==> flow/design.v <==
module CPU
(
    input  logic CLK,
    input  logic RES,
    output logic        IF_REQ,
    output logic [15:0] IF_ADDR,
    input  logic [ 3:0] IF_CODE,
    input  logic        IF_RDY,
    output logic        DM_REQ,
    output logic        DM_WRITE,
    output logic [14:0] DM_ADDR,
    output logic [ 7:0] DM_WDATA,
    input  logic [ 7:0] DM_RDATA,
    input  logic        DM_RDY,
    output logic        IO_REQ,
    output logic        IO_WRITE,
    output logic [ 1:0] IO_ADDR,
    output logic [ 7:0] IO_WDATA,
    input  logic [ 7:0] IO_RDATA,
    input  logic        IO_RDY
);
logic slot;
assign slot = IF_RDY & DM_RDY & IO_RDY;
logic        if_do;
logic        if_do_dphase;
logic [15:0] if_addr;  
logic [ 3:0] if_code;
logic [ 3:0] if_code_keep;
assign IF_REQ  = if_do & slot;
assign IF_ADDR = if_addr;
always_ff @(posedge CLK, posedge RES)
begin
    if (RES)
        if_do_dphase <= 1'b0;
    else if (IF_REQ & IF_RDY)
        if_do_dphase <= 1'b1;
    else if (IF_RDY)
        if_do_dphase <= 1'b0;
end
always_ff @(posedge CLK, posedge RES)
begin
    if (RES)
        if_code_keep <= 4'hf;
    else if (if_do_dphase & IF_RDY)
        if_code_keep <= IF_CODE;    
end
assign if_code = (if_do_dphase & IF_RDY)? IF_CODE : if_code_keep;
logic        dr_do;
logic        dr_do_dphase;
logic        dw_do;
logic [14:0] dm_addr;
logic [ 7:0] dw_data;
logic [ 7:0] dr_data;
logic [ 7:0] dr_data_keep;
assign DM_REQ   = (dr_do | dw_do) & slot;
assign DM_WRITE = dw_do;
assign DM_ADDR  = dm_addr;
assign DM_WDATA = dw_data;
always_ff @(posedge CLK, posedge RES)
begin
    if (RES)
        dr_do_dphase <= 1'b0;
    else if (DM_REQ & ~DM_WRITE & DM_RDY)
        dr_do_dphase <= 1'b1;
    else if (DM_RDY)
        dr_do_dphase <= 1'b0;
end
always_ff @(posedge CLK, posedge RES)
begin
    if (RES)
        dr_data_keep <= 8'h00;
    else if (dr_do_dphase & DM_RDY)
        dr_data_keep <= DM_RDATA;    
end
assign dr_data = (dr_do_dphase & DM_RDY)? DM_RDATA : dr_data_keep;
logic       ir_do;
logic       iw_do;
logic       ir_do_dphase;
logic [7:0] iw_data;
logic [7:0] ir_data;
logic [7:0] ir_data_keep;
logic [1:0] io_addr;
always_ff @(posedge CLK, posedge RES)
begin
    if (RES)
        ir_do_dphase <= 1'b0;
    else if (IO_REQ & ~IO_WRITE & IO_RDY)
        ir_do_dphase <= 1'b1;
    else if (slot)
        ir_do_dphase <= 1'b0;
end
assign IO_REQ   = (ir_do | iw_do) & slot;
assign IO_WRITE = iw_do;
assign IO_ADDR  = io_addr;
assign IO_WDATA = iw_data;
always_ff @(posedge CLK, posedge RES)
begin
    if (RES)
        ir_data_keep <= 8'h00;
    else if (ir_do_dphase & IO_RDY)
        ir_data_keep <= IO_RDATA;    
end
assign ir_data = (ir_do_dphase & IO_RDY)? IO_RDATA : ir_data_keep;
logic [15:0] pc;   
logic        pc_clr;
logic        pc_inc;
logic        pc_dec;
logic        pc_inc2;
logic        pc_dec2;
always_ff @(posedge CLK, posedge RES)
begin
    if (RES)
        pc <= 16'h0000;
    else if (pc_clr & slot)
        pc <= 16'h0000;
    else if (pc_inc & slot)
        pc <= pc + 16'h0001;
    else if (pc_dec & slot)
        pc <= pc - 16'h0001;
    else if (pc_inc2 & slot)
        pc <= pc + 16'h0002;
    else if (pc_dec2 & slot)
        pc <= pc - 16'h0002;
end
assign if_addr = pc;
logic [14:0] ptr;  
logic        ptr_clr;
logic        ptr_inc;
logic        ptr_dec;
logic        ptr_end;
always_ff @(posedge CLK, posedge RES)
begin
    if (RES)
        ptr <= 15'h0000;
    else if (ptr_clr & slot)
        ptr <= 15'h0000;
    else if (ptr_inc & slot)
        ptr <= ptr + 15'h0001;
    else if (ptr_dec & slot)
        ptr <= ptr - 15'h0001;
end
assign dm_addr = ptr;
assign ptr_end      = (ptr == 15'h001d);
logic [15:0] indent;
logic        indent_clr;
logic        indent_inc;
logic        indent_dec;
logic        indent_zero;
logic        indent_plus;
always_ff @(posedge CLK, posedge RES)
begin
    if (RES)
        indent <= 16'h0000;
    else if (indent_clr & slot)
        indent <= 16'h0000;
    else if (indent_inc & slot)
        indent <= indent + 16'h0001;
    else if (indent_dec & slot)
        indent <= indent - 16'h0001;
end
assign indent_zero = (indent == 16'h0000);
assign indent_plus = ~indent[15] & (|indent[14:0]);
logic [3:0] alufunc;
logic [7:0] aluinx;
logic [7:0] aluout;
logic       aluzero;
logic       aluinx_dr;
logic       aluinx_ir;
assign aluinx = (aluinx_dr)? dr_data
              : (aluinx_ir)? ir_data
              : 8'h00;
always_comb
begin
    case (alufunc)
        4'h0 : aluout = 8'h00;
        4'h1 : aluout = aluinx;
        4'h2  : aluout = aluinx + 8'h01;
        4'h3  : aluout = aluinx - 8'h01;
        default       : aluout = 8'h00;
    endcase
end
assign aluzero = (aluout == 8'h00);
assign dw_data = aluout;
assign iw_data = aluout;
logic [4:0] state;
logic [4:0] state_next;
logic [3:0] seq;
logic       seq_clr;
logic       seq_inc;
always_ff @(posedge CLK, posedge RES)
begin
    if (RES)
        state <= 5'h00;
    else if (slot)
        state <= state_next;
end
always_ff @(posedge CLK, posedge RES)
begin
    if (RES)
        seq <= 4'h0;
    else if (seq_clr & slot)
        seq <= 4'h0;
    else if (seq_inc & slot)
        seq <= seq + 4'h1;
end
always @*
begin
    state_next = 5'h00;
    seq_clr    = 1'b0;
    seq_inc    = 1'b0;
    if_do   = 1'b0;
    pc_clr  = 1'b0;
    pc_inc  = 1'b0;
    pc_dec  = 1'b0;
    pc_inc2 = 1'b0;
    pc_dec2 = 1'b0;
    ptr_clr = 1'b0;
    ptr_inc = 1'b0;
    ptr_dec = 1'b0;
    dr_do = 1'b0;
    dw_do = 1'b0;
    ir_do = 1'b0;
    iw_do = 1'b0;
    io_addr = 2'b00;
    indent_clr = 1'b0;
    indent_inc = 1'b0;
    indent_dec = 1'b0;
    alufunc   = 4'h0;
    aluinx_dr = 1'b0;
    aluinx_ir = 1'b0;
    casez ({state, seq})
        {5'h00, 4'h0} :
        begin
            pc_clr     = 1'b1;
            ptr_clr    = 1'b1;
            indent_clr = 1'b1;
            seq_inc    = 1'b1;
            state_next = 5'h00;
        end
        {5'h00, 4'h1} :
        begin
            if (ptr_end)
            begin
                dw_do   = 1'b1;
                alufunc = 4'h0;
                ptr_inc = 1'b1;
                seq_inc = 1'b1;
                state_next = 5'h00;
            end
            else
            begin
                dw_do   = 1'b1;
                alufunc = 4'h0;
                ptr_inc = 1'b1;
                state_next = 5'h00;
            end
        end
        {5'h00, 4'h2} :
        begin
            dr_do = 1'b1;
            seq_inc = 1'b1;
            state_next = 5'h00;
        end
        {5'h00, 4'h3} :
        begin
            aluinx_dr = 1'b1;
            alufunc   = 4'h1;
            iw_do = 1'b1;
            io_addr = 2'b10;
            ptr_inc = 1'b1;
            seq_inc = 1'b1;
            state_next = 5'h00;
        end
        {5'h00, 4'h4} :
        begin
            dr_do = 1'b1;
            seq_inc = 1'b1;
            state_next = 5'h00;
        end
        {5'h00, 4'h5} :
        begin
            aluinx_dr = 1'b1;
            alufunc   = 4'h1;
            iw_do = 1'b1;
            io_addr = 2'b11;
            ptr_clr = 1'b1;
            if_do  = 1'b1;
            pc_inc = 1'b1;
            seq_clr    = 1'b1;
            state_next = 5'h01;
        end
        {5'h01, 4'h0} :
        begin
            case (if_code)
                4'h0, 4'h1 :  
                begin
                    ptr_inc = ~if_code[0];
                    ptr_dec =  if_code[0];
                    if_do  = 1'b1;
                    pc_inc = 1'b1;
                    seq_clr    = 1'b1;
                    state_next = 5'h01;
                end
                4'h2, 4'h3 :
                begin
                    dr_do = 1'b1;
                    seq_inc    = 1'b1;
                    state_next = {1'b1, if_code};                
                end
                4'h4 :
                begin
                    dr_do = 1'b1;
                    seq_inc = 1'b1;
                    state_next = 5'h14;
                end
                4'h5 :
                begin
                    ir_do = 1'b1;
                    seq_inc = 1'b1;
                    state_next = 5'h15;
                end
                4'h6, 4'h7 :
                begin
                    dr_do = 1'b1;
                    seq_inc = 1'b1;
                    state_next = {1'b1, if_code};
                end
                4'h8 :
                begin
                    seq_clr = 1'b1;
                    state_next = 5'h00;
                end
                4'hf :
                begin
                    if_do  = 1'b1;
                    pc_inc = 1'b1;
                    seq_clr    = 1'b1;
                    state_next = 5'h01;
                end
                default :  
                begin
                    if_do  = 1'b1;
                    pc_inc = 1'b1;
                    seq_clr    = 1'b1;
                    state_next = 5'h01;
                end
            endcase        
        end        
        {5'h12, 4'h1}, {5'h13, 4'h1} :
        begin
            aluinx_dr = 1'b1;
            alufunc   = state[3:0];
            dw_do = 1'b1;
            if_do  = 1'b1;
            pc_inc = 1'b1;
            seq_clr    = 1'b1;
            state_next = 5'h01;
        end
        {5'h14, 4'h1} :
        begin
            aluinx_dr = 1'b1;
            alufunc   = 4'h1;
            iw_do = 1'b1;
            if_do  = 1'b1;
            pc_inc = 1'b1;
            seq_clr    = 1'b1;
            state_next = 5'h01;
        end
        {5'h15, 4'h1} :
        begin
            dr_do = 1'b1;
            seq_inc = 1'b1;
            state_next = 5'h15;
        end
        {5'h15, 4'h2} :
        begin
            aluinx_ir = 1'b1;
            alufunc   = 4'h1;
            dw_do = 1'b1;
            if_do  = 1'b1;
            pc_inc = 1'b1;
            seq_clr    = 1'b1;
            state_next = 5'h01;
        end
        {5'h16, 4'h1} :
        begin
            aluinx_dr = 1'b1;
            alufunc = 4'h1;
            if (~aluzero)
            begin
                if_do  = 1'b1;
                pc_inc = 1'b1;
                seq_clr    = 1'b1;
                state_next = 5'h01;
            end
            else
            begin
                if_do  = 1'b1;
                pc_inc = 1'b1;
                indent_clr = 1'b1;
                seq_inc = 1'b1;
                state_next = 5'h16;
            end
        end
        {5'h16, 4'h2} :
        begin
            if (indent_zero && (if_code == 4'h7))
            begin
                if_do  = 1'b1;
                pc_inc = 1'b1;
                seq_clr    = 1'b1;
                state_next = 5'h01;
            end
            else if (indent_plus && (if_code == 4'h7))
            begin
                indent_dec = 1'b1;
                if_do  = 1'b1;
                pc_inc = 1'b1;
                state_next = 5'h16;
            end
            else if (if_code == 4'h6)
            begin
                indent_inc = 1'b1;
                if_do  = 1'b1;
                pc_inc = 1'b1;
                state_next = 5'h16;
            end
            else
            begin
                if_do  = 1'b1;
                pc_inc = 1'b1;
                state_next = 5'h16;
            end                    
        end        
        {5'h17, 4'h1} :
        begin
            aluinx_dr = 1'b1;
            alufunc = 4'h1;
            if (aluzero)
            begin
                if_do  = 1'b1;
                pc_inc = 1'b1;
                seq_clr    = 1'b1;
                state_next = 5'h01;
            end
            else
            begin
                pc_dec2 = 1'b1;
                indent_clr = 1'b1;
                seq_inc = 1'b1;
                state_next = 5'h17;
            end
        end
        {5'h17, 4'h2} :
        begin
            if_do  = 1'b1;
            pc_dec = 1'b1;
            seq_inc = 1'b1;
            state_next = 5'h17;
        end
        {5'h17, 4'h3} :
        begin
            if (indent_zero && (if_code == 4'h6))
            begin
                pc_inc2 = 1'b1;
                seq_inc = 1'b1;
                state_next = 5'h17;
            end
            else if (indent_plus && (if_code == 4'h6))
            begin
                indent_dec = 1'b1;
                if_do  = 1'b1;
                pc_dec = 1'b1;
                state_next = 5'h17;
            end
            else if (if_code == 4'h7)
            begin
                indent_inc = 1'b1;
                if_do  = 1'b1;
                pc_dec = 1'b1;
                state_next = 5'h17;
            end
            else
            begin
                if_do  = 1'b1;
                pc_dec = 1'b1;
                state_next = 5'h17;
            end                    
        end        
        {5'h17, 4'h4} :
        begin
            if_do  = 1'b1;
            pc_inc = 1'b1;
            seq_clr    = 1'b1;
            state_next = 5'h01;
        end
        default :  
        begin
            seq_clr    = 1'b1;
            state_next = 5'h00;
        end
    endcase
end
endmodule
module CACHE
(
    input  logic CLK,
    input  logic RES,
    input  logic        IF_REQ,
    input  logic [15:0] IF_ADDR,
    output logic [ 3:0] IF_CODE,
    output logic        IF_RDY,
    input  logic        DM_REQ,
    input  logic        DM_WRITE,
    input  logic [14:0] DM_ADDR,
    input  logic [ 7:0] DM_WDATA,
    output logic [ 7:0] DM_RDATA,
    output logic        DM_RDY,
    output logic        BUS_REQ,
    output logic        BUS_WRITE,
    output logic [15:0] BUS_ADDR,
    output logic [ 7:0] BUS_WDATA,
    input  logic [ 7:0] BUS_RDATA,
    input  logic        BUS_RDY
);
logic if_slot;  
logic [10:0] ic_a0;  
logic [10:0] ic_a1;  
logic [10:0] ic_a2;  
logic [10:0] ic_a3;  
logic [31:0] ic_d0;  
logic [31:0] ic_d1;  
logic [31:0] ic_d2;  
logic [31:0] ic_d3;  
logic        ic_v0;  
logic        ic_v1;  
logic        ic_v2;  
logic        ic_v3;  
logic        if_hit;
logic        if_hit_dphase;
logic [ 4:0] if_hit_dphase_addr;  
assign if_hit = IF_REQ & ic_v0 & (IF_ADDR[4:3] == 2'b00) & (ic_a0 == IF_ADDR[15:5])
              | IF_REQ & ic_v1 & (IF_ADDR[4:3] == 2'b01) & (ic_a1 == IF_ADDR[15:5])
              | IF_REQ & ic_v2 & (IF_ADDR[4:3] == 2'b10) & (ic_a2 == IF_ADDR[15:5])
              | IF_REQ & ic_v3 & (IF_ADDR[4:3] == 2'b11) & (ic_a3 == IF_ADDR[15:5]);
always_ff @(posedge CLK, posedge RES)
begin
    if (RES)
    begin
        if_hit_dphase      <= 1'b0;
        if_hit_dphase_addr <= 5'b00_000;
    end
    else if (if_hit & if_slot)
    begin
        if_hit_dphase      <= 1'b1;
        if_hit_dphase_addr <= IF_ADDR[4:0];
    end
    else if (if_slot)
    begin
        if_hit_dphase      <= 1'b0;
        if_hit_dphase_addr <= 5'b00_000;
    end
end    
logic        if_mis_req;
logic [15:0] if_mis_req_addr;  
logic        if_mis_dphase;
logic [15:0] if_mis_dphase_addr;
logic [31:0] if_mis_dphase_rdata;
assign if_mis_req = IF_REQ & ~if_hit;
assign if_mis_req_addr = {1'b0, IF_ADDR[15:1]};
always_ff @(posedge CLK, posedge RES)
begin
    if (RES)
    begin
        if_mis_dphase      <= 1'b0;
        if_mis_dphase_addr <= 16'h0000;
    end
    else if (if_mis_req & if_slot)
    begin
        if_mis_dphase      <= 1'b1;
        if_mis_dphase_addr <= IF_ADDR[15:0];        
    end
    else if (if_slot)
    begin
        if_mis_dphase      <= 1'b0;
        if_mis_dphase_addr <= 16'h0000;
    end
end
always_ff @(posedge CLK, posedge RES)
begin
    if (RES)
    begin
        ic_v0 <= 1'b0;
        ic_v1 <= 1'b0;
        ic_v2 <= 1'b0;
        ic_v3 <= 1'b0;
    end
    else if (if_mis_req & if_slot & (IF_ADDR[4:3] == 2'b00))
        ic_v0 <= 1'b1;
    else if (if_mis_req & if_slot & (IF_ADDR[4:3] == 2'b01))
        ic_v1 <= 1'b1;
    else if (if_mis_req & if_slot & (IF_ADDR[4:3] == 2'b10))
        ic_v2 <= 1'b1;
    else if (if_mis_req & if_slot & (IF_ADDR[4:3] == 2'b11))
        ic_v3 <= 1'b1;
end
always_ff @(posedge CLK, posedge RES)
begin
    if (RES)
    begin
        ic_a0 <= 11'h000;
        ic_a1 <= 11'h000;
        ic_a2 <= 11'h000;
        ic_a3 <= 11'h000;
    end
    else if (if_mis_req & if_slot & (IF_ADDR[4:3] == 2'b00))
        ic_a0 <= IF_ADDR[15:5];
    else if (if_mis_req & if_slot & (IF_ADDR[4:3] == 2'b01))
        ic_a1 <= IF_ADDR[15:5];
    else if (if_mis_req & if_slot & (IF_ADDR[4:3] == 2'b10))
        ic_a2 <= IF_ADDR[15:5];
    else if (if_mis_req & if_slot & (IF_ADDR[4:3] == 2'b11))
        ic_a3 <= IF_ADDR[15:5];
end
always_ff @(posedge CLK, posedge RES)
begin
    if (RES)
    begin
        ic_d0 <= 32'h00000000;
        ic_d1 <= 32'h00000000;
        ic_d2 <= 32'h00000000;
        ic_d3 <= 32'h00000000;
    end
    else if (if_mis_dphase & if_slot & (if_mis_dphase_addr[4:3] == 2'b00))
        ic_d0 <= if_mis_dphase_rdata;
    else if (if_mis_dphase & if_slot & (if_mis_dphase_addr[4:3] == 2'b01))
        ic_d1 <= if_mis_dphase_rdata;
    else if (if_mis_dphase & if_slot & (if_mis_dphase_addr[4:3] == 2'b10))
        ic_d2 <= if_mis_dphase_rdata;
    else if (if_mis_dphase & if_slot & (if_mis_dphase_addr[4:3] == 2'b11))
        ic_d3 <= if_mis_dphase_rdata;
end
logic [3:0] ic_d0_out;
logic [3:0] ic_d1_out;
logic [3:0] ic_d2_out;
logic [3:0] ic_d3_out;
always @*
begin
    case (if_hit_dphase_addr[2:0])
        3'b000  : ic_d0_out = ic_d0[ 3: 0];
        3'b001  : ic_d0_out = ic_d0[ 7: 4];
        3'b010  : ic_d0_out = ic_d0[11: 8];
        3'b011  : ic_d0_out = ic_d0[15:12];
        3'b100  : ic_d0_out = ic_d0[19:16];
        3'b101  : ic_d0_out = ic_d0[23:20];
        3'b110  : ic_d0_out = ic_d0[27:24];
        3'b111  : ic_d0_out = ic_d0[31:28];
        default : ic_d0_out = 4'b1111;  
    endcase
end
always @*
begin
    case (if_hit_dphase_addr[2:0])
        3'b000  : ic_d1_out = ic_d1[ 3: 0];
        3'b001  : ic_d1_out = ic_d1[ 7: 4];
        3'b010  : ic_d1_out = ic_d1[11: 8];
        3'b011  : ic_d1_out = ic_d1[15:12];
        3'b100  : ic_d1_out = ic_d1[19:16];
        3'b101  : ic_d1_out = ic_d1[23:20];
        3'b110  : ic_d1_out = ic_d1[27:24];
        3'b111  : ic_d1_out = ic_d1[31:28];
        default : ic_d1_out = 4'b1111;  
    endcase
end
always @*
begin
    case (if_hit_dphase_addr[2:0])
        3'b000  : ic_d2_out = ic_d2[ 3: 0];
        3'b001  : ic_d2_out = ic_d2[ 7: 4];
        3'b010  : ic_d2_out = ic_d2[11: 8];
        3'b011  : ic_d2_out = ic_d2[15:12];
        3'b100  : ic_d2_out = ic_d2[19:16];
        3'b101  : ic_d2_out = ic_d2[23:20];
        3'b110  : ic_d2_out = ic_d2[27:24];
        3'b111  : ic_d2_out = ic_d2[31:28];
        default : ic_d2_out = 4'b1111;  
    endcase
end
always @*
begin
    case (if_hit_dphase_addr[2:0])
        3'b000  : ic_d3_out = ic_d3[ 3: 0];
        3'b001  : ic_d3_out = ic_d3[ 7: 4];
        3'b010  : ic_d3_out = ic_d3[11: 8];
        3'b011  : ic_d3_out = ic_d3[15:12];
        3'b100  : ic_d3_out = ic_d3[19:16];
        3'b101  : ic_d3_out = ic_d3[23:20];
        3'b110  : ic_d3_out = ic_d3[27:24];
        3'b111  : ic_d3_out = ic_d3[31:28];
        default : ic_d3_out = 4'b1111;  
    endcase
end
always @*
begin
    if (if_hit_dphase & if_slot)
    begin   
        IF_CODE = (if_hit_dphase_addr[4:3] == 2'b00)? ic_d0_out
                : (if_hit_dphase_addr[4:3] == 2'b01)? ic_d1_out
                : (if_hit_dphase_addr[4:3] == 2'b10)? ic_d2_out
                : (if_hit_dphase_addr[4:3] == 2'b11)? ic_d3_out
                : 4'hf;  
    end
    else if (if_mis_dphase & if_slot)
        IF_CODE = (if_mis_dphase_addr[2:0] == 3'b000)? if_mis_dphase_rdata[ 3: 0]
                : (if_mis_dphase_addr[2:0] == 3'b001)? if_mis_dphase_rdata[ 7: 4]
                : (if_mis_dphase_addr[2:0] == 3'b010)? if_mis_dphase_rdata[11: 8]
                : (if_mis_dphase_addr[2:0] == 3'b011)? if_mis_dphase_rdata[15:12]
                : (if_mis_dphase_addr[2:0] == 3'b100)? if_mis_dphase_rdata[19:16]
                : (if_mis_dphase_addr[2:0] == 3'b101)? if_mis_dphase_rdata[23:20]
                : (if_mis_dphase_addr[2:0] == 3'b110)? if_mis_dphase_rdata[27:24]
                : (if_mis_dphase_addr[2:0] == 3'b111)? if_mis_dphase_rdata[31:28]
                : 4'hf;  
    else
        IF_CODE = 4'hf;  
end
assign IF_RDY = if_slot;
logic dm_slot;  
logic [11:0] dc_a0;  
logic [11:0] dc_a1;  
logic [31:0] dc_d0;  
logic [31:0] dc_d1;  
logic        dc_v0;  
logic        dc_v1;  
logic        dm_hit;
logic        dm_hit_dphase;
logic        dm_hit_dphase_write;
logic [ 2:0] dm_hit_dphase_addr;  
logic [ 7:0] dm_hit_dphase_wdata;
logic [31:0] dm_hit_dphase_update_data0;
logic [31:0] dm_hit_dphase_update_data1;
assign dm_hit = DM_REQ & dc_v0 & ~DM_ADDR[2] & (dc_a0 == DM_ADDR[14:3])
              | DM_REQ & dc_v1 &  DM_ADDR[2] & (dc_a1 == DM_ADDR[14:3]);
always_ff @(posedge CLK, posedge RES)
begin
    if (RES)
    begin
        dm_hit_dphase       <= 1'b0;
        dm_hit_dphase_write <= 1'b0;
        dm_hit_dphase_addr  <= 3'b0_00;
        dm_hit_dphase_wdata <= 8'h00;
    end
    else if (dm_hit & dm_slot)
    begin
        dm_hit_dphase       <= 1'b1;
        dm_hit_dphase_write <= DM_WRITE;
        dm_hit_dphase_addr  <= DM_ADDR[2:0];
        dm_hit_dphase_wdata <= DM_WDATA;
    end
    else if (dm_slot)
    begin
        dm_hit_dphase       <= 1'b0;
        dm_hit_dphase_write <= 1'b0;
        dm_hit_dphase_addr  <= 3'b0_00;
        dm_hit_dphase_wdata <= 8'h00;
    end
end
logic        dm_mis_req;
logic        dm_mis_req_write;
logic [15:0] dm_mis_req_addr;
logic        dm_mis_replace;
logic [15:0] dm_mis_replace_addr;
logic        dm_mis_dphase;
logic [14:0] dm_mis_dphase_addr;
logic        dm_mis_dphase_write;
logic [ 7:0] dm_mis_dphase_wdata;
logic [31:0] dm_mis_dphase_rdata;
logic [31:0] dm_mis_dphase_update_data;
logic [31:0] dm_mis_dphase_writeback_data;
assign dm_mis_req       = DM_REQ & ~dm_hit;
assign dm_mis_req_write = DM_WRITE;
assign dm_mis_req_addr  = {1'b1, DM_ADDR};
assign dm_mis_replace   = dm_mis_req & dc_v0 & ~DM_ADDR[2]
                        | dm_mis_req & dc_v1 &  DM_ADDR[2];    
assign dm_mis_replace_addr = (~DM_ADDR[2])? {1'b1, dc_a0, 1'b0, 2'b00}
                           :                {1'b1, dc_a1, 1'b1, 2'b00};   
always_ff @(posedge CLK, posedge RES)
begin
    if (RES)
    begin
        dm_mis_dphase       <= 1'b0;
        dm_mis_dphase_write <= 1'b0;
        dm_mis_dphase_addr  <= 15'h0000;
        dm_mis_dphase_wdata <= 8'h00;
    end
    else if (dm_mis_req & dm_slot)
    begin
        dm_mis_dphase       <= 1'b1;
        dm_mis_dphase_write <= dm_mis_req_write;
        dm_mis_dphase_addr  <= DM_ADDR;
        dm_mis_dphase_wdata <= DM_WDATA;
    end
    else if (dm_slot)
    begin
        dm_mis_dphase       <= 1'b0;
        dm_mis_dphase_write <= 1'b0;
        dm_mis_dphase_addr  <= 15'h0000;
        dm_mis_dphase_wdata <= 8'h00;
    end
end
always_ff @(posedge CLK, posedge RES)
begin
    if (RES)
    begin
        dc_v0 <= 1'b0;
        dc_v1 <= 1'b0;
    end
    else if (dm_mis_req & dm_slot & ~DM_ADDR[2])
        dc_v0 <= 1'b1;
    else if (dm_mis_req & dm_slot &  DM_ADDR[2])
        dc_v1 <= 1'b1;
end
always_ff @(posedge CLK, posedge RES)
begin
    if (RES)
    begin
        dc_a0 <= 12'h000;
        dc_a1 <= 12'h000;
    end
    else if (dm_mis_req & dm_slot & ~DM_ADDR[2])
        dc_a0 <= DM_ADDR[14:3];
    else if (dm_mis_req & dm_slot &  DM_ADDR[2])
        dc_a1 <= DM_ADDR[14:3];
end
always_ff @(posedge CLK, posedge RES)
begin
    if (RES)
    begin
        dc_d0 <= 32'h00000000;
        dc_d1 <= 32'h00000000;
    end
    else if (dm_hit_dphase & dm_hit_dphase_write & dm_slot & ~dm_hit_dphase_addr[2])
        dc_d0 <= dm_hit_dphase_update_data0;
    else if (dm_hit_dphase & dm_hit_dphase_write & dm_slot &  dm_hit_dphase_addr[2])
        dc_d1 <= dm_hit_dphase_update_data1;
    else if (dm_mis_dphase & dm_mis_dphase_write & dm_slot & ~dm_mis_dphase_addr[2])
        dc_d0 <= dm_mis_dphase_update_data;
    else if (dm_mis_dphase & dm_mis_dphase_write & dm_slot &  dm_mis_dphase_addr[2])
        dc_d1 <= dm_mis_dphase_update_data;
    else if (dm_mis_dphase & dm_slot & ~dm_mis_dphase_addr[2])
        dc_d0 <= dm_mis_dphase_rdata;
    else if (dm_mis_dphase & dm_slot &  dm_mis_dphase_addr[2])
        dc_d1 <= dm_mis_dphase_rdata;
end
always @*
begin
    dm_hit_dphase_update_data0 = dc_d0;  
    if (dm_hit_dphase_addr[1:0] == 2'b00) dm_hit_dphase_update_data0[ 7: 0] = dm_hit_dphase_wdata;
    if (dm_hit_dphase_addr[1:0] == 2'b01) dm_hit_dphase_update_data0[15: 8] = dm_hit_dphase_wdata;
    if (dm_hit_dphase_addr[1:0] == 2'b10) dm_hit_dphase_update_data0[23:16] = dm_hit_dphase_wdata;
    if (dm_hit_dphase_addr[1:0] == 2'b11) dm_hit_dphase_update_data0[31:24] = dm_hit_dphase_wdata;
end
always @*
begin
    dm_hit_dphase_update_data1 = dc_d1;  
    if (dm_hit_dphase_addr[1:0] == 2'b00) dm_hit_dphase_update_data1[ 7: 0] = dm_hit_dphase_wdata;
    if (dm_hit_dphase_addr[1:0] == 2'b01) dm_hit_dphase_update_data1[15: 8] = dm_hit_dphase_wdata;
    if (dm_hit_dphase_addr[1:0] == 2'b10) dm_hit_dphase_update_data1[23:16] = dm_hit_dphase_wdata;
    if (dm_hit_dphase_addr[1:0] == 2'b11) dm_hit_dphase_update_data1[31:24] = dm_hit_dphase_wdata;
end
always @*
begin
    dm_mis_dphase_update_data = dm_mis_dphase_rdata;
    if (dm_mis_dphase_addr[1:0] == 2'b00) dm_mis_dphase_update_data[ 7: 0] = dm_mis_dphase_wdata;
    if (dm_mis_dphase_addr[1:0] == 2'b01) dm_mis_dphase_update_data[15: 8] = dm_mis_dphase_wdata;
    if (dm_mis_dphase_addr[1:0] == 2'b10) dm_mis_dphase_update_data[23:16] = dm_mis_dphase_wdata;
    if (dm_mis_dphase_addr[1:0] == 2'b11) dm_mis_dphase_update_data[31:24] = dm_mis_dphase_wdata;
end
always @*
begin
    if (dm_hit_dphase & ~dm_hit_dphase_write & dm_slot)
        DM_RDATA = (dm_hit_dphase_addr[2:0] == 3'b0_00)? dc_d0[ 7: 0]
                 : (dm_hit_dphase_addr[2:0] == 3'b0_01)? dc_d0[15: 8]
                 : (dm_hit_dphase_addr[2:0] == 3'b0_10)? dc_d0[23:16]
                 : (dm_hit_dphase_addr[2:0] == 3'b0_11)? dc_d0[31:24]
                 : (dm_hit_dphase_addr[2:0] == 3'b1_00)? dc_d1[ 7: 0]
                 : (dm_hit_dphase_addr[2:0] == 3'b1_01)? dc_d1[15: 8]
                 : (dm_hit_dphase_addr[2:0] == 3'b1_10)? dc_d1[23:16]
                 : (dm_hit_dphase_addr[2:0] == 3'b1_11)? dc_d1[31:24]
                 : 8'h00;
    else if (dm_mis_dphase & ~dm_mis_dphase_write & dm_slot)
        DM_RDATA = (dm_mis_dphase_addr[1:0] == 2'b00)? dm_mis_dphase_rdata[ 7: 0]
                 : (dm_mis_dphase_addr[1:0] == 2'b01)? dm_mis_dphase_rdata[15: 8]
                 : (dm_mis_dphase_addr[1:0] == 2'b10)? dm_mis_dphase_rdata[23:16]
                 : (dm_mis_dphase_addr[1:0] == 2'b11)? dm_mis_dphase_rdata[31:24]
                 : 8'h00;
    else
        DM_RDATA = 8'h00;
end
assign dm_mis_dphase_writeback_data
    = (dm_mis_req & dm_hit_dphase & ~dm_mis_req_addr[2] & ~dm_hit_dphase_addr[2])? dm_hit_dphase_update_data0
    : (dm_mis_req & dm_hit_dphase &  dm_mis_req_addr[2] &  dm_hit_dphase_addr[2])? dm_hit_dphase_update_data1
    : (dm_mis_req & ~dm_mis_req_addr[2])? dc_d0
    : (dm_mis_req &  dm_mis_req_addr[2])? dc_d1
    : (dm_mis_dphase                   )? dm_mis_dphase_update_data  
    : 32'h00000000;
assign DM_RDY = dm_slot;
logic        bus_req_inst;
logic        bus_req_data;
logic        bus_req_read;
logic        bus_req_wrte;
logic [15:0] bus_req_addr;
logic        bus_req_repl;
logic [15:0] bus_req_repl_addr;
logic [31:0] bus_req_wdata;
logic        bus_rdy;
logic [31:0] bus_rdy_rdata;
logic        if_mis_req_pend;
logic [15:0] if_mis_req_addr_pend;
assign bus_req_inst = (if_mis_req | if_mis_req_pend) & ~dm_mis_req;  
assign bus_req_data = dm_mis_req;
assign bus_req_read = dm_mis_req & ~dm_mis_req_write;
assign bus_req_wrte = dm_mis_req &  dm_mis_req_write;
assign bus_req_repl = dm_mis_replace;
assign bus_req_addr = (dm_mis_req     )? dm_mis_req_addr
                    : (if_mis_req_pend)? if_mis_req_addr_pend
                    : (if_mis_req     )? if_mis_req_addr
                    : 16'h0000;
assign bus_req_repl_addr = dm_mis_replace_addr;
assign bus_req_wdata = dm_mis_dphase_writeback_data;
assign if_mis_dphase_rdata = bus_rdy_rdata;
assign dm_mis_dphase_rdata = bus_rdy_rdata;
logic        bus_inst;
logic        bus_read;
logic        bus_wrte;
logic        bus_repl;
logic [15:0] bus_repl_addr;
logic [15:0] bus_pend_addr;
logic [31:0] bus_pend_wdata;
logic [31:0] bus_pend_rdata;
logic [ 2:0] bus_count;
logic        bus_count_end;
logic        bus_count_0123;
always_ff @(posedge CLK, posedge RES)
begin
    if (RES)
        bus_count <= 3'b000;
    else if (bus_req_inst & BUS_RDY)
        bus_count <= 3'b101;
    else if ((bus_req_read | bus_req_wrte) &  bus_req_repl & BUS_RDY)
        bus_count <= 3'b001;
    else if ((bus_req_read | bus_req_wrte) & ~bus_req_repl & BUS_RDY)
        bus_count <= 3'b101;
    else if (bus_count_end & BUS_RDY)
        bus_count <= bus_count;
    else if ((|bus_count) & BUS_RDY)
        bus_count <= bus_count + 3'b001;
end
assign bus_count_end  = (bus_count == 3'b000);
assign bus_count_0123 = ~bus_count[2];
always_ff @(posedge CLK, posedge RES)
begin
    if (RES)
        bus_inst <= 1'b0; 
    else if (bus_req_inst & BUS_RDY)
        bus_inst <= 1'b1; 
    else if (bus_count_end & BUS_RDY)
        bus_inst <= 1'b0; 
end
always_ff @(posedge CLK, posedge RES)
begin
    if (RES)
        bus_read <= 1'b0; 
    else if (bus_req_read & BUS_RDY)
        bus_read <= 1'b1; 
    else if (bus_count_end & BUS_RDY)
        bus_read <= 1'b0; 
end
always_ff @(posedge CLK, posedge RES)
begin
    if (RES)
        bus_wrte <= 1'b0; 
    else if (bus_req_wrte & BUS_RDY)
        bus_wrte <= 1'b1; 
    else if (bus_count_end & BUS_RDY)
        bus_wrte <= 1'b0; 
end
always_ff @(posedge CLK, posedge RES)
begin
    if (RES)
    begin
        bus_repl      <= 1'b0; 
        bus_repl_addr <= 16'h0000;
    end
    else if ((bus_req_read | bus_req_wrte) & BUS_RDY)
    begin
        bus_repl      <= bus_req_repl; 
        bus_repl_addr <= bus_req_repl_addr;
    end
    else if (bus_count_end & BUS_RDY)
    begin
        bus_repl      <= 1'b0; 
        bus_repl_addr <= 16'h0000;
    end
end
always_ff @(posedge CLK, posedge RES)
begin
    if (RES)
        bus_pend_addr <= 16'h0000;
    else if ((bus_req_inst | bus_req_read | bus_req_wrte) & BUS_RDY)
        bus_pend_addr <= bus_req_addr;
end
always_ff @(posedge CLK, posedge RES)
begin
    if (RES)
        bus_pend_wdata <= 32'h00000000;
    else if ((bus_req_read | bus_req_wrte) & BUS_RDY)
        bus_pend_wdata <= bus_req_wdata;
end
assign BUS_REQ = bus_req_inst | bus_req_read | bus_req_wrte
               | ((bus_inst | bus_read | bus_wrte) & ~bus_count_end);
assign BUS_WRITE = ((bus_req_read | bus_req_wrte) & bus_req_repl)? 1'b1
                 : (bus_req_inst  | bus_inst                    )? 1'b0
                 : ((bus_read | bus_wrte) & bus_count_0123)? 1'b1
                 : 1'b0;
assign BUS_ADDR
    = ((bus_req_read | bus_req_wrte) & ~bus_req_repl)? {bus_req_addr [15:2]    , 2'b00}
    : ((bus_req_read | bus_req_wrte) &  bus_req_repl)? {bus_req_repl_addr[15:2], 2'b00}
    : (bus_req_inst                                 )? {bus_req_addr[15:2]     , 2'b00}
    : ((bus_read | bus_wrte) & bus_count_0123)? {bus_repl_addr[15:2], bus_count[1:0]}
    : ((bus_read | bus_wrte)                 )? {bus_pend_addr[15:2], bus_count[1:0]}
    : (bus_inst                              )? {bus_pend_addr[15:2], bus_count[1:0]}
    : 16'h0000;
always @*
begin
    if (bus_req_read | bus_req_wrte)
    begin
        BUS_WDATA = bus_req_wdata[7:0];
    end
    else if (bus_read | bus_wrte)
    begin
        BUS_WDATA = (bus_count == 3'b001)? bus_pend_wdata[15: 8]
                  : (bus_count == 3'b010)? bus_pend_wdata[23:16]
                  : (bus_count == 3'b011)? bus_pend_wdata[31:24]
                  : 8'h00;
    end
    else
    begin
        BUS_WDATA = 8'h00;
    end
end
always_ff @(posedge CLK, posedge RES)
begin
    if (RES)
        bus_pend_rdata <= 32'h00000000;
    else if (bus_inst & BUS_RDY)
    begin
        if (bus_count == 3'b101)
            bus_pend_rdata[ 7: 0] <= BUS_RDATA;
        else if (bus_count == 3'b110)
            bus_pend_rdata[15: 8] <= BUS_RDATA;
        else if (bus_count == 3'b111)
            bus_pend_rdata[23:16] <= BUS_RDATA;
        else if (bus_count == 3'b000)
            bus_pend_rdata[31:24] <= BUS_RDATA;
    end
    else if ((bus_read | bus_wrte) & BUS_RDY)
    begin
        if (bus_count == 3'b101)
            bus_pend_rdata[ 7: 0] <= BUS_RDATA;
        else if (bus_count == 3'b110)
            bus_pend_rdata[15: 8] <= BUS_RDATA;
        else if (bus_count == 3'b111)
            bus_pend_rdata[23:16] <= BUS_RDATA;
        else if (bus_count == 3'b000)
            bus_pend_rdata[31:24] <= BUS_RDATA;
    end
end
assign bus_rdy = bus_count_end & BUS_RDY;
assign bus_rdy_rdata = {BUS_RDATA, bus_pend_rdata[23:0]};
always_ff @(posedge CLK, posedge RES)
begin
    if (RES)
    begin
        if_mis_req_pend      <= 1'b0;
        if_mis_req_addr_pend <= 16'h0000;
    end
    else if (if_mis_req & dm_mis_req & bus_rdy)
    begin
        if_mis_req_pend      <= if_mis_req;
        if_mis_req_addr_pend <= if_mis_req_addr;
    end
    else if (if_mis_req_pend & ~dm_mis_req & bus_rdy)
    begin
        if_mis_req_pend      <= 1'b0;
        if_mis_req_addr_pend <= 16'h0000;
    end
end
assign if_slot = bus_rdy & ~if_mis_req_pend;
assign dm_slot = bus_rdy | dm_hit_dphase;
endmodule
module bfcpu_core
(
    input  logic CLK,
    input  logic RES_N,
    output logic        BUS_REQ,
    output logic        BUS_WRITE,
    output logic [15:0] BUS_ADDR,
    output logic [ 7:0] BUS_WDATA,
    input  logic [ 7:0] BUS_RDATA,
    input  logic        BUS_RDY,
    output logic        IO_REQ,
    output logic        IO_WRITE,
    output logic [ 1:0] IO_ADDR,
    output logic [ 7:0] IO_WDATA,
    input  logic [ 7:0] IO_RDATA,
    input  logic        IO_RDY
);
logic        if_req;
logic [15:0] if_addr;
logic [ 3:0] if_code;
logic        if_rdy;
logic        dm_req;
logic        dm_write;
logic [14:0] dm_addr;
logic [ 7:0] dm_wdata;
logic [ 7:0] dm_rdata;
logic        dm_rdy;
CPU U_CPU
(
    .CLK (CLK),
    .RES (~RES_N),
    .IF_REQ  (if_req),
    .IF_ADDR (if_addr),
    .IF_CODE (if_code),
    .IF_RDY  (if_rdy),
    .DM_REQ   (dm_req),
    .DM_WRITE (dm_write),
    .DM_ADDR  (dm_addr),
    .DM_WDATA (dm_wdata),
    .DM_RDATA (dm_rdata),
    .DM_RDY   (dm_rdy),
    .IO_REQ   (IO_REQ),
    .IO_WRITE (IO_WRITE),
    .IO_ADDR  (IO_ADDR),
    .IO_WDATA (IO_WDATA),
    .IO_RDATA (IO_RDATA),
    .IO_RDY   (IO_RDY)
);
CACHE U_CACHE
(
    .CLK (CLK),
    .RES (~RES_N),
    .IF_REQ  (if_req),
    .IF_ADDR (if_addr),
    .IF_CODE (if_code),
    .IF_RDY  (if_rdy),
    .DM_REQ   (dm_req),
    .DM_WRITE (dm_write),
    .DM_ADDR  (dm_addr),
    .DM_WDATA (dm_wdata),
    .DM_RDATA (dm_rdata),
    .DM_RDY   (dm_rdy),
    .BUS_REQ   (BUS_REQ),
    .BUS_WRITE (BUS_WRITE),
    .BUS_ADDR  (BUS_ADDR),
    .BUS_WDATA (BUS_WDATA),
    .BUS_RDATA (BUS_RDATA),
    .BUS_RDY   (BUS_RDY)
);
endmodule
== Reports on bfcpu_core ==
What the tools print for bfcpu_core, step after step.
Line numbers count from 1 in the design file above.
Operators: Yosys type, input widths -> output width; for muxes data width and select width s.
Library cell names are shortened.
Not given: -
Design
  top: bfcpu_core
  clock: CLK
  cell library: sky130hd
  library corner: tt_025C_1v80

== Word level ==
Counts by Yosys on the flattened word-level netlist (proc, flatten, opt, wreduce; memories kept). Register bits leave out memories and registers merged into their read ports (data or address). Print and check cells are left out.
Word-level totals
  word width x clocked read ports: 0
  ROM bits: 0
  output and inout port bits: 38
  register bits: 502
  bits in writable memories: 0
  memory cells: 0
  bits of input ports: 20
  bits in latches: 0
Operators by class
  multiplexer cells: 202
  equal/unequal tests: 82
  add/sub/neg operators: 12
  magnitude comparators: 0
  $mul: 0
  divide/modulo/power cells: 0
  reductions and logical operators: 68
  shifts and indexed selects: 0
  bitwise gates (word level): 153
Operators by type and width (number)
  $mux 32: 15
  $mux 8: 56
  $mux 16: 20
  $pmux 4 s8: 4
  $and 1x1->1: 112
  $eq 9x9->1 const B: 11
  $mux 15: 5
  $mux 4: 17
  $mux 1: 54
  $eq 3x3->1 const B: 15
  $eq 11x11->1: 4
  $pmux 5 s7: 1
  $mux 5: 7
  $add 16x1->16 const B: 2
  $sub 16x1->16 const B: 2
  $reduce_bool 2->1: 14
  $mux 3: 9
  $not 1->1: 24
  $eq 12x12->1: 2
  $eq 3x2->1 const B: 8
  $reduce_or 6->1: 4
  $pmux 8 s3: 1
  $eq 2x2->1 const B: 10
  $pmux 5 s4: 1
  $eq 9x2->1 const B: 2
  $eq 9x3->1 const B: 2
  $or 1x1->1: 17
  $add 16x2->16 const B: 1
Not listed: further kinds 47, cells in them 97.

== Depth ==
Longest topological path by Yosys (ltp), each cell counted once; first at word level (registers and memories cut), then after technology mapping (sequential cells cut; the memories' decode and read muxes count).
Depth
  word-level depth: 33
  ABC_AREA: 0
  gate-level depth with buffers: 24
  mapped depth without buffers: 23

== Mapped cells and area ==
Yosys stat after the flow's synthesis: flattened, memories mapped to cells. It holds for the ABC_AREA given above (unset counts as 0); a run with the other value may have another netlist.
Totals and module areas in this step are rounded.
Mapped netlist
  mapped cells: 2911
  flip-flop cells: 479
  chip area (Yosys): 29500 um^2
  buffer cells: 228
  sequential part of the area: 12000 um^2
Cells by type
  dfrtp_1: number 475, total area 11886.4 um^2
  mux2_2: number 230, total area 2.59E+03 um^2
  mux2i_1: number 200, total area 2001.92 um^2
  nand2_1: number 242, total area 908.371 um^2
  nor2_1: number 219, total area 822.038 um^2
  ha_1: number 58, total area 725.696 um^2
  o21ai_0: number 135, total area 675.648 um^2
  a221o_1: number 67, total area 670.643 um^2
  xnor2_1: number 75, total area 656.88 um^2
  o221ai_1: number 71, total area 621.846 um^2
  mux4_2: number 27, total area 608.083 um^2
  a21oi_1: number 104, total area 520.499 um^2
  clkbuf_1: number 131, total area 491.722 um^2
  xor2_1: number 41, total area 359.094 um^2
  inv_1: number 94, total area 352.838 um^2
  nor3_1: number 60, total area 300.288 um^2
  nand3_1: number 50, total area 250.24 um^2
  a22o_1: number 28, total area 245.235 um^2
Not listed: further types 97, cells in them 604.
The figures by module come from a second, unflattened synthesis with its own total; it is not the netlist above.
Second synthesis, totals
  cell total of the unflattened synthesis: 3089
  area total of the unflattened synthesis: 29900 um^2
Each row is one instance without its submodules.
By module
  CACHE: cells 2195, times used 1, sequential area 10000 um^2, area 22400 um^2
  CPU: cells 893, times used 1, sequential area 1980 um^2, area 7440 um^2
  bfcpu_core: cells 1, times used 1, sequential area 0.0 um^2, area 3.8 um^2

== Worst setup path after synthesis ==
Source: OpenSTA report_checks on the synthesized netlist (no wires, ideal clock, input and output delay 20% of the period each), path of least setup slack; recovery checks are left aside. Register names are those of the netlist, which keeps one name where synthesis merged equal registers.
Timing post-synthesis
  path type: input to output
  from: input BUS_RDY
  to: output BUS_ADDR[15]
  time at the first pin: 2.000 ns
  output delay: 2.000 ns
  external input delay: 2.000 ns
  arrival: 5.883 ns
  delay of the path: 3.883 ns
  slack: 2.117 ns
  stages on the path: 18
  period: 10.0 ns
  synthesis period reached: 7.883 ns
"delay of the path" = arrival - input delay + setup time.
A path that ends at an output port has no setup time.
"stages on the path": output pins that drive a net of the path, with the launching flip-flop's if there is one; two outputs of one cell count as two.
"synthesis period reached" is the clock period less the worst setup slack; recovery checks do not enter. This is arithmetic on one report: input and output delays are still those of the set period (20% each).
The rows between start and end are the longest chain of elaborated cells between them; the timing report does not say that the signal goes this way. Where chains are equally long, one stands for them.
A line is the first line of the expression or statement that the cell stems from. Yosys adds cells for indexed reads and writes and turns some case tables into memories.
On the way, post-synthesis
  path through: and3b_1 -> clkbuf_1 -> o2111a_1 -> a221o_1 -> o2bb2ai_1 -> fa_1 -> a211oi_1 -> o21bai_1 -> a21oi_1 -> xor2_1 -> o221ai_2 -> nor3_1 -> nand4b_2 -> o21ai_4 -> o21a_4 -> buf_6 -> buf_4 -> o41ai_1
  length of the longest elaborated chain: 26
RTL lines, path post-synthesis
  start: declaration: RTL line 1110  | input  logic        BUS_RDY,
  $and 1x1->1: RTL line 1078  | assign bus_rdy = bus_count_end & BUS_RDY;
  $or 1x1->1: RTL line 1099  | assign dm_slot = bus_rdy | dm_hit_dphase;
  $and 1x1->1: RTL line 890  | else if (dm_mis_dphase & ~dm_mis_dphase_write & dm_slot)
  $mux 8: RTL line 890
  $mux 8: RTL line 880  | if (dm_hit_dphase & ~dm_hit_dphase_write & dm_slot)
  $mux 8: RTL line 75  | assign dr_data = (dr_do_dphase & DM_RDY)? DM_RDATA : dr_data_keep;
  $mux 8: RTL line 169  | assign aluinx = (aluinx_dr)? dr_data
  [... 12 more ...]
  $not 1->1: RTL line 569  | assign if_mis_req = IF_REQ & ~if_hit;
  $and 1x1->1: RTL line 569
  $or 1x1->1: RTL line 919  | assign bus_req_inst = (if_mis_req | if_mis_req_pend) & ~dm_mis_req;
  $and 1x1->1: RTL line 919
  $mux 16: RTL line 1028  | : (bus_req_inst                                 )? {bus_req_addr[15:2]     , 2'b00}
  $mux 16: RTL line 1027  | : ((bus_req_read | bus_req_wrte) &  bus_req_repl)? {bus_req_repl_addr[15:2], 2'b00}
  $mux 16: RTL line 1026  | = ((bus_req_read | bus_req_wrte) & ~bus_req_repl)? {bus_req_addr [15:2]    , 2'b00}
  end: declaration: RTL line 1107  | output logic [15:0] BUS_ADDR,
Some nets on the timed path still bear RTL names; the line given drives or declares the net.
Nets with RTL names, path post-synthesis
  U_CPU.dr_data[1]: RTL line 75
  IO_WDATA[6]: RTL line 174  | case (alufunc)

== Worst path after layout ==
From the final timing report of flow run 1: the path of least setup slack in the routed layout; clock arrival at registers is part of the times.
Timing after layout
  path type: input to output
  from: input BUS_RDY
  to: output BUS_ADDR[6]
  slack: 1.58 ns
  stages on the path: 19
  arrival: 8.82 ns
  output delay: 2.60 ns
  external input delay: 2.60 ns
  time at the first pin: 2.60 ns
  period: 13.0 ns
The rows between start and end are the longest chain of elaborated cells between them; the timing report does not say that the signal goes this way. Where chains are equally long, one stands for them.
On the way, after layout
  path through: clkdlybuf4s50_1 -> and3b_1 -> o21ai_2 -> o221ai_1 -> o22ai_2 -> inv_1 -> fa_1 -> a211oi_1 -> o21bai_1 -> a21oi_1 -> xor2_1 -> o221ai_2 -> nor3_1 -> nand4b_2 -> o21ai_4 -> o21a_4 -> nor3_2 -> a221o_1 -> clkdlybuf4s50_1
  length of the longest elaborated chain: 27
RTL lines, path after layout
  start: declaration: RTL line 1110  | input  logic        BUS_RDY,
  $and 1x1->1: RTL line 1078  | assign bus_rdy = bus_count_end & BUS_RDY;
  $or 1x1->1: RTL line 1099  | assign dm_slot = bus_rdy | dm_hit_dphase;
  $and 1x1->1: RTL line 890  | else if (dm_mis_dphase & ~dm_mis_dphase_write & dm_slot)
  $mux 8: RTL line 890
  $mux 8: RTL line 880  | if (dm_hit_dphase & ~dm_hit_dphase_write & dm_slot)
  $mux 8: RTL line 75  | assign dr_data = (dr_do_dphase & DM_RDY)? DM_RDATA : dr_data_keep;
  $mux 8: RTL line 169  | assign aluinx = (aluinx_dr)? dr_data
  [... 13 more ...]
  $and 1x1->1: RTL line 569  | assign if_mis_req = IF_REQ & ~if_hit;
  $mux 15: RTL line 926  | : (if_mis_req     )? if_mis_req_addr
  $mux 16: RTL line 925  | : (if_mis_req_pend)? if_mis_req_addr_pend
  $mux 16: RTL line 924  | assign bus_req_addr = (dm_mis_req     )? dm_mis_req_addr
  $mux 16: RTL line 1028  | : (bus_req_inst                                 )? {bus_req_addr[15:2]     , 2'b00}
  $mux 16: RTL line 1027  | : ((bus_req_read | bus_req_wrte) &  bus_req_repl)? {bus_req_repl_addr[15:2], 2'b00}
  $mux 16: RTL line 1026  | = ((bus_req_read | bus_req_wrte) & ~bus_req_repl)? {bus_req_addr [15:2]    , 2'b00}
  end: declaration: RTL line 1107  | output logic [15:0] BUS_ADDR,

Lab notebook: bfcpu_core

Measured results for bfcpu_core: 5 stored runs of the Yosys and OpenROAD flow on sky130hd. The settings differ; the order carries no meaning. The constraints put input and output delay at 20% of the set period each and load the outputs with 0.01 pF.
"time on the worst setup path" = time allowed to the worst setup path (clock period - input delay - output delay, where it has them) - its slack; a late launch clock adds to it, a late capture clock takes from it.
"total power after layout": no workload was simulated; the value follows from the tool's default switching activity.
The measured numbers are rounded.

==> flow run 1: settings <==
{ "CORE_UTILIZATION": 21, "GPL_ROUTABILITY_DRIVEN": 1, "HOLD_SLACK_MARGIN": -0.09, "MIN_ROUTING_LAYER": "met1", "SETUP_SLACK_MARGIN": -0.45, "SLEW_MARGIN": 10, "TNS_END_PERCENT": 5, "period_ns": 13.0, "CAP_MARGIN": 20, "CORE_MARGIN": 2 }
==> flow run 1: results <==
area of the synthesized netlist: 29500 um^2
area inside the die boundary: 143000 um^2
utilization: 24.2 %
lowest setup slack: 1.58 ns
worst hold slack in the final report: 0.470 ns
total power after layout: 5.27 mW
time on the worst setup path: 6.22 ns
critical path kind: input to output

==> flow run 2: settings <==
{ "ABC_AREA": 1, "CAP_MARGIN": 5, "CELL_PAD_IN_SITES_GLOBAL_PLACEMENT": 1, "CORE_ASPECT_RATIO": 0.99, "CORE_UTILIZATION": 21, "CTS_CLUSTER_DIAMETER": 120, "CTS_CLUSTER_SIZE": 82, "GPL_ROUTABILITY_DRIVEN": 0, "HOLD_SLACK_MARGIN": -0.09, "MAX_ROUTING_LAYER": "met4", "MIN_ROUTING_LAYER": "met1", "PLACE_DENSITY_LB_ADDON": 0.22, "SETUP_SLACK_MARGIN": 0.03, "SLEW_MARGIN": 30, "TNS_END_PERCENT": 5, "period_ns": 13.0, "CORE_MARGIN": 2 }
==> flow run 2: results <==
area of the synthesized netlist: 29800 um^2
area inside the die boundary: 145000 um^2
utilization: 23.6 %
lowest setup slack: 2.32 ns
worst hold slack in the final report: 0.471 ns
total power after layout: 5.42 mW
time on the worst setup path: 5.48 ns
critical path kind: input to output

==> flow run 3: settings <==
{ "CELL_PAD_IN_SITES_DETAIL_PLACEMENT": 1, "CELL_PAD_IN_SITES_GLOBAL_PLACEMENT": 3, "CORE_UTILIZATION": 32, "CTS_CLUSTER_DIAMETER": 153, "GPL_ROUTABILITY_DRIVEN": 0, "GPL_TIMING_DRIVEN": 1, "HOLD_SLACK_MARGIN": 0.25, "MIN_ROUTING_LAYER": "met2", "PLACE_DENSITY": 0.51, "SLEW_MARGIN": 20, "TNS_END_PERCENT": 90, "period_ns": 15.1, "CAP_MARGIN": 20, "CORE_MARGIN": 2 }
==> flow run 3: results <==
area of the synthesized netlist: 29500 um^2
area inside the die boundary: 94500 um^2
utilization: 36.4 %
lowest setup slack: 2.62 ns
worst hold slack in the final report: 0.472 ns
total power after layout: 4.96 mW
time on the worst setup path: 6.44 ns
critical path kind: input to output

==> flow run 4: settings <==
{ "CORE_UTILIZATION": 58, "GPL_ROUTABILITY_DRIVEN": 1, "MIN_ROUTING_LAYER": "met1", "SETUP_SLACK_MARGIN": -0.45, "SLEW_MARGIN": 10, "period_ns": 8.69, "CAP_MARGIN": 20, "CORE_MARGIN": 2 }
==> flow run 4: results <==
area of the synthesized netlist: 29500 um^2
area inside the die boundary: 52600 um^2
utilization: 64.8 %
lowest setup slack: -0.103 ns
worst hold slack in the final report: 0.472 ns
total power after layout: 7.93 mW
time on the worst setup path: 5.32 ns
critical path kind: input to output

==> flow run 5: settings <==
{ "CELL_PAD_IN_SITES_DETAIL_PLACEMENT": 1, "CORE_UTILIZATION": 32, "CTS_CLUSTER_DIAMETER": 210, "GPL_TIMING_DRIVEN": 0, "PLACE_DENSITY": 0.51, "SLEW_MARGIN": 20, "period_ns": 17.0, "CAP_MARGIN": 20, "CORE_MARGIN": 2 }
==> flow run 5: results <==
area of the synthesized netlist: 29500 um^2
area inside the die boundary: 94500 um^2
utilization: 36.7 %
lowest setup slack: 3.32 ns
worst hold slack in the final report: 0.468 ns
total power after layout: 4.17 mW
time on the worst setup path: 6.88 ns
critical path kind: input to output
